==> flow/design.v <==
`timescale 1ns / 1ps
module alu_top (
    input  logic        clk,
    input  logic [31:0] op1,
    input  logic [31:0] op2,
    input  logic [3:0]  alu_ctrl,
    output logic [31:0] alu_result,
    output logic        zero
    );
logic [31:0] op1_q;
logic [31:0] op2_q;
logic [3:0]  alu_ctrl_q;
logic [31:0] result_d;
logic        zero_d;
always_ff @(posedge clk)
begin
    op1_q      <= op1;
    op2_q      <= op2;
    alu_ctrl_q <= alu_ctrl;
    alu_result <= result_d;
    zero       <= zero_d;
end
alu computation (
    .op1(op1_q),
    .op2(op2_q),
    .alu_ctrl(alu_ctrl_q),
    .alu_result(result_d),
    .zero(zero_d)
    );
endmodule

`timescale 1ns / 1ps
module alu (
    input logic [31:0] op1,
    input logic [31:0] op2,
    input logic [3:0] alu_ctrl,
    output logic [31:0] alu_result,
    output logic zero
    );
logic [31:0]add_result;
logic [31:0]sub_result;
logic [31:0]and_result;
logic [31:0]or_result;
logic [31:0]xor_result;
logic [31:0]sll_result;
logic [31:0]srl_result;
logic [31:0]sra_result;
logic [31:0]slt_result;
logic [31:0]sltu_result;
assign add_result = op1 + op2 ;
assign sub_result = op1 - op2 ;
assign or_result  = op1 | op2 ; 
assign and_result = op1 & op2 ;
assign xor_result  = op1 ^ op2 ;
assign sll_result  = op1 << op2 ;
assign srl_result  = op1 >> op2 ;
assign sra_result  = $signed(op1) >>> op2 ;
assign slt_result  = ($signed(op1) < $signed(op2)) ? 1 : 0 ;
assign sltu_result  = (op1 < op2) ? 1 : 0 ;
always@(*)
begin
    case(alu_ctrl)
       4'b0000: alu_result = add_result ;
       4'b1000: alu_result = sub_result ;
       4'b0001: alu_result = sll_result ;
       4'b0010: alu_result = slt_result ;
       4'b0011: alu_result = sltu_result ;
       4'b0100: alu_result = xor_result ;
       4'b0101: alu_result = srl_result ;
       4'b1101: alu_result = sra_result ;
       4'b0110: alu_result = or_result ;
       4'b0111: alu_result = and_result ;
       default: alu_result = 32'b0 ;
    endcase
end
assign zero = (alu_result == 0)? 1 : 0 ;    
endmodule
Ticket comment

Step by step through the tools: alu_top. Tool output for the design above before and after an edit, in the order of the flow. "before" refers to lines of the RTL above, "after" to lines of the edited file. "change" is "after" less "before", of the values as shown. Operators: Yosys type, input widths -> output width; for muxes data width and select width s. Library cell names are shortened. Not given: -

Top module: alu_top. Clock port: clk. Cell library: sky130hd. Timing corner: tt_025C_1v80.

The edit. Unified diff, file above to edited file. A script made this edit. It changes what the design does and was not meant as an optimisation.

```diff
@@ -21,13 +21,18 @@
     zero       <= zero_d;
 end
+wire [31:0] result_d_m, result_d_s;
+wire zero_d_m, zero_d_s;
 alu computation (
     .op1(op1_q),
     .op2(op2_q),
     .alu_ctrl(alu_ctrl_q),
-    .alu_result(result_d),
-    .zero(zero_d)
+    .alu_result(result_d_m),
+    .zero(zero_d_m)
     );
+alu computation_x (.op1(op1_q), .op2(op2_q), .alu_ctrl(~alu_ctrl_q), .alu_result(result_d_s),
+    .zero(zero_d_s));
+assign result_d = result_d_m ^ result_d_s;
+assign zero_d = zero_d_m ^ zero_d_s;
 endmodule
-
 `timescale 1ns / 1ps
 module alu (
```

Word level. Yosys after proc, flatten, opt, wreduce and memory -nomap, before mapping. Enables and synchronous resets that opt folds into registers are not counted as muxes. Memory bits, and registers merged into a memory's read port (data or address), are not among the register bits. Print and check cells are not counted.

Cells by class: add/sub/neg operators (before 2, after 2, change 0); order comparisons (before 2, after 2, change 0); equal/unequal tests (before 9, after 18, change +9); shift-type cells (before 3, after 3, change 0); multiplexer cells (before 4, after 6, change +2); bitwise gates (word level) (before 3, after 6, change +3); reductions and logical operators (before 2, after 4, change +2).

Operator list: $eq 4x3->1 const B (before 4, after 8, change +4); $eq 4x2->1 const B (before 2, after 4, change +2); $eq 4x4->1 const B (before 2, after 4, change +2); $mux 1 (before 3, after 4, change +1); $eq 4x1->1 const B (before 1, after 2, change +1); $logic_not 32->1 (before 1, after 2, change +1); $logic_not 4->1 (before 1, after 2, change +1); $pmux 32 s10 (before 1, after 2, change +1); $xor 32x32->32 (before 1, after 2, change +1); $not 4->4 (before 0, after 1, change +1); $xor 1x1->1 (before 0, after 1, change +1); $lt 32x32->1 (before 2, after 2, change 0); $add 32x32->32 (before 1, after 1, change 0); $and 32x32->32 (before 1, after 1, change 0); $or 32x32->32 (before 1, after 1, change 0); $shl 32x32->32 (before 1, after 1, change 0); $shr 32x32->32 (before 1, after 1, change 0); $sshr 32x32->32 (before 1, after 1, change 0); $sub 32x32->32 (before 1, after 1, change 0).

Bit counts: register bits (before 101, after 101, change 0); bits of input ports (before 69, after 69, change 0); output and inout bits (before 33, after 33, change 0); cells after elaboration (before 30, after 46, change +16).

Longest topological paths. Yosys ltp: most cells in a row. Word level: on the elaborated netlist, between registers, memories and ports. Mapped: between sequential cells and ports; inverters and the memories' decode and read muxes count.

Depth: depth after elaboration (before 5, after 6, change +1); ABC_AREA (before 0, after 0); gate-level depth with buffers (before 19, after 19, change 0); gate-level depth less buffers (before 15, after 17, change +2).

Synthesis result. Yosys stat after the flow's synthesis: flattened, memories mapped to cells. It holds for the ABC_AREA given above (unset counts as 0); a run with the other value may have another netlist.

Cells by type: a221oi_1 (before 9, after 61, change +52); nand2_1 (before 124, after 175, change +51); o21ai_0 (before 93, after 135, change +42); nor2_1 (before 157, after 187, change +30); clkbuf_1 (before 95, after 124, change +29); o221ai_1 (before 13, after 37, change +24); a221o_1 (before 8, after 29, change +21); a22oi_1 (before 5, after 26, change +21); xnor2_1 (before 18, after 37, change +19); a21o_1 (before 11, after 30, change +19); mux2_2 (before 21, after 34, change +13); o22ai_1 (before 34, after 22, change -12); nand3_1 (before 32, after 44, change +12); xor2_1 (before 3, after 15, change +12); a211oi_1 (before 55, after 44, change -11); a21oi_1 (before 133, after 123, change -10); a2111oi_0 (before 4, after 14, change +10); buf_2 (before 14, after 23, change +9).

Not every row of either side is listed.

Mapped netlist: standard cells after synthesis (before 1631, after 2072, change +441); chip area (Yosys) (mm^2) (before 0.0122993, after 0.0156563, change +0.0033570); flip-flops (before 101, after 101, change 0); buffer cells (before 135, after 179, change +44).

By module: a second synthesis without flattening, with its own total; a netlist apart from the flattened one above.

Unflattened totals: cells (unflattened synthesis) (before 1704, after 3344, change +1640); area total of the unflattened synthesis (mm^2) (before 0.0128448, after 0.0240343, change +0.0111895).

Each row is one instance without its submodules.

Modules, before: alu (times used 1, cells 1603, area 0.0108229 mm^2, seq. area 0 mm^2); alu_top (times used 1, cells 101, area 0.0020219 mm^2, seq. area 0.0020219 mm^2).

Modules, after: alu (times used 2, cells 1603, area 0.0108542 mm^2, seq. area 0 mm^2); alu_top (times used 1, cells 138, area 0.002326 mm^2, seq. area 0.0020219 mm^2).

Path before layout. OpenSTA on the mapped netlist: ideal clock, no wires. The path of least setup slack (recovery checks aside). Input and output delay are each 20% of the period. Register names are those of the netlist, which keeps one name where synthesis merged equal registers.

Path after synthesis: kind (before reg2reg, after reg2reg); start (before register op2_q[1], after register op2_q[1]); end (before register zero, after register zero); clock period (ns) (before 7.0, after 7.0, change 0.0); launch time at the first pin (ns) (before 0.000, after 0.000, change 0.000); arrival time (ns) (before 5.335, after 4.601, change -0.734); required time (ns) (before 6.927, after 6.866, change -0.061); slack (ns) (before 1.592, after 2.266, change +0.674); path delay (ns) (before 5.408, after 4.735, change -0.673); stages (before 18, after 19, change +1); buffers on the path (before 3, after 3, change 0); synthesis period reached (ns) (before 5.408, after 4.734, change -0.674).

"path delay" is the arrival time less input delay plus setup time. "stages": output pins that drive a net of the path, with the launching flip-flop's if there is one; two outputs of one cell count as two. "synthesis period reached" is the clock period less the worst setup slack; recovery checks do not enter. This is arithmetic on one report: input and output delays are still those of the set period (20% each). The rows between start and end are the longest chain of elaborated cells between them; the timing report does not say that the signal goes this way. Where chains are equally long, one stands for them. Each line given opens the expression or statement behind the cell; cells for indexed reads and writes are added by Yosys, which also makes memories of some case tables.

On the way, after synthesis, before:
Cells stage by stage: dfxtp_1 > buf_4 > inv_2 > clkbuf_1 > clkbuf_1 > ha_1 > a211oi_1 > o21ai_0 > nand3_1 > o311ai_0 > a311oi_1 > or4b_4 > or4_1 > or3_1 > or4_1 > or4_1 > or4b_1 > nor3_2. Elaborated cells on any way between the ends: 15. Those cells by class: add/sub (2); compare (2); shift (3); mux (4); logic (3); reduce/logical (1).

Ends and longest elaborated chain, after synthesis, before: from (decl) (line 11) `logic [31:0] op2_q;`; from (assign) (line 18) `op2_q      <= op2;`; to (assign) (line 21) `zero       <= zero_d;`; to (decl) (line 8) `output logic        zero`.

before: Chain of elaborated cells between the ends: none given. Nets of the timed path that keep an RTL name, with a line that drives or declares them; the list need not be complete.

Named nets, after synthesis, before: computation.alu_result[5] (line 62) `case(alu_ctrl)`.

On the way, after synthesis, after:
Cells stage by stage: dfxtp_1 > inv_1 > buf_2 > buf_2 > buf_1 > fa_1 > nor2b_1 > o311ai_1 > a211oi_1 > o311ai_2 > o21ai_0 > a21o_1 > a211oi_1 > o2111ai_1 > or4_1 > nor4_2 > nand4_1 > nor4_2 > xor2_1. Length of the longest elaborated chain: 6. Elaborated cells on any way between the ends: 19. Those cells by class: add/sub (2); compare (2); shift (3); mux (6); logic (4); reduce/logical (2).

Ends and longest elaborated chain, after synthesis, after: from (decl) (line 11) `logic [31:0] op2_q;`; from (assign) (line 18) `op2_q      <= op2;`; $lt 32x32->1 (line 64) `assign sltu_result  = (op1 < op2) ? 1 : 0 ;`; $mux 1 (line 64); $pmux 32 s10 (line 67) `case(alu_ctrl)`; $logic_not 32->1 (line 81) `assign zero = (alu_result == 0)? 1 : 0 ;`; $mux 1 (line 81); $xor 1x1->1 (line 35) `assign zero_d = zero_d_m ^ zero_d_s;`; to (assign) (line 21) `zero       <= zero_d;`; to (decl) (line 8) `output logic        zero`.

Path in the finished layout. From the final timing report of the runs of pair 1: the path of least setup slack in the routed layout; clock arrival at registers is part of the times.

Path after layout: kind (before reg2reg, after reg2reg); start (before register op2_q[2], after register op2_q[1]); end (before register zero, after register zero); clock period (ns) (before 7.0, after 7.0, change 0.0); launch time at the first pin (ns) (before 0.39, after 0.41, change +0.02); arrival time (ns) (before 6.30, after 6.33, change +0.03); required time (ns) (before 7.32, after 7.34, change +0.02); slack (ns) (before 1.02, after 1.02, change 0.00); stages (before 15, after 17, change +2); buffers on the path (before 0, after 1, change +1).

The rows between start and end are the longest chain of elaborated cells between them; the timing report does not say that the signal goes this way. Where chains are equally long, one stands for them.

On the way, after layout, before:
Cells stage by stage: dfxtp_4 > inv_2 > ha_1 > nor2_1 > o221ai_1 > a211oi_1 > nor3_1 > xnor2_1 > o22ai_1 > nand4b_1 > or4b_2 > or4_1 > or4_1 > or4b_1 > nor3_2. Elaborated cells on any way between the ends: 15. Those cells by class: add/sub (2); compare (2); shift (3); mux (4); logic (3); reduce/logical (1).

Ends and longest elaborated chain, after layout, before: from (decl) (line 11) `logic [31:0] op2_q;`; from (assign) (line 18) `op2_q      <= op2;`; to (assign) (line 21) `zero       <= zero_d;`; to (decl) (line 8) `output logic        zero`.

before: Chain of elaborated cells between the ends: none given. Nets of the timed path that keep an RTL name, with a line that drives or declares them; the list need not be complete.

Named nets, after layout, before: computation.alu_result[10] (line 62) `case(alu_ctrl)`.

On the way, after layout, after:
Cells stage by stage: dfxtp_2 > inv_2 > fa_1 > nor2b_1 > o311ai_1 > a21oi_1 > a2111oi_0 > o221ai_1 > a211oi_1 > nand4_1 > nor4_1 > buf_4 > nand4_1 > nor4b_2 > nand4_1 > nor4_1 > xor2_1. Length of the longest elaborated chain: 6. Elaborated cells on any way between the ends: 19. Those cells by class: add/sub (2); compare (2); shift (3); mux (6); logic (4); reduce/logical (2).

Ends and longest elaborated chain, after layout, after: from (decl) (line 11) `logic [31:0] op2_q;`; from (assign) (line 18) `op2_q      <= op2;`; $lt 32x32->1 (line 64) `assign sltu_result  = (op1 < op2) ? 1 : 0 ;`; $mux 1 (line 64); $pmux 32 s10 (line 67) `case(alu_ctrl)`; $logic_not 32->1 (line 81) `assign zero = (alu_result == 0)? 1 : 0 ;`; $mux 1 (line 81); $xor 1x1->1 (line 35) `assign zero_d = zero_d_m ^ zero_d_s;`; to (assign) (line 21) `zero       <= zero_d;`; to (decl) (line 8) `output logic        zero`.

Measured runs. Both versions went through the flow (Yosys, OpenROAD) with the same settings in each pair. Constraints: input delay and output delay 20% of the set period each, output load 0.01 pF.

Settings, pair 1:
Under CORE_UTILIZATION stands 40. PLACE_DENSITY: 0.6. For period_ns the number is 7.0. The entry for CAP_MARGIN reads 20. The figure for CORE_MARGIN is 2. Under SLEW_MARGIN stands 20.

Results, pair 1: synthesized cell area (mm^2) (before 0.0122993, after 0.0156563, change +0.0033570); die area (mm^2) (before 0.0321664, after 0.0407394, change +0.0085730); standard-cell area after layout (mm^2) (before 0.014056, after 0.0175318, change +0.0034758); utilization after routing (%) (before 46.2, after 45.4, change -0.8); smallest setup slack (ns) (before 1.019, after 1.019, change 0.000); total negative slack on setup checks (ns) (before 0.000, after 0.000, change 0.000); worst hold slack in the final report (ns) (before 0.972, after 1.182, change +0.210); total power of the final layout (uW) (before 2217, after 2735, change +518); period reached (ns) (before 5.981, after 5.981, change 0.000).

Settings, pair 2:
For ABC_AREA the number is 1. The figure for CORE_MARGIN is 4. Under CORE_UTILIZATION stands 39. For CTS_CLUSTER_DIAMETER the number is 202. The entry for CTS_CLUSTER_SIZE reads 72. Under SLEW_MARGIN stands 20. The figure for TNS_END_PERCENT is 50. For period_ns the number is 9.53. The entry for CAP_MARGIN reads 20.

Results, pair 2: synthesized cell area (mm^2) (before 0.0124594, after 0.0154198, change +0.0029604); die area (mm^2) (before 0.0348718, after 0.0427828, change +0.0079110); standard-cell area after layout (mm^2) (before 0.0139997, after 0.0170526, change +0.0030529); utilization after routing (%) (before 44.4, after 43.9, change -0.5); smallest setup slack (ns) (before 5.237, after 4.212, change -1.025); total negative slack on setup checks (ns) (before 0.000, after 0.000, change 0.000); worst hold slack in the final report (ns) (before 0.737, after 1.144, change +0.407); total power of the final layout (uW) (before 1509, after 1878, change +369); period reached (ns) (before 4.293, after 5.318, change +1.025).

"period reached": clock period set for the run, less the worst setup slack. It is reckoned from that one timing run; input and output delays stay at 20% of the period that was set. "total power of the final layout" rests on the timing tool's default activity at the inputs, not on a simulated workload.
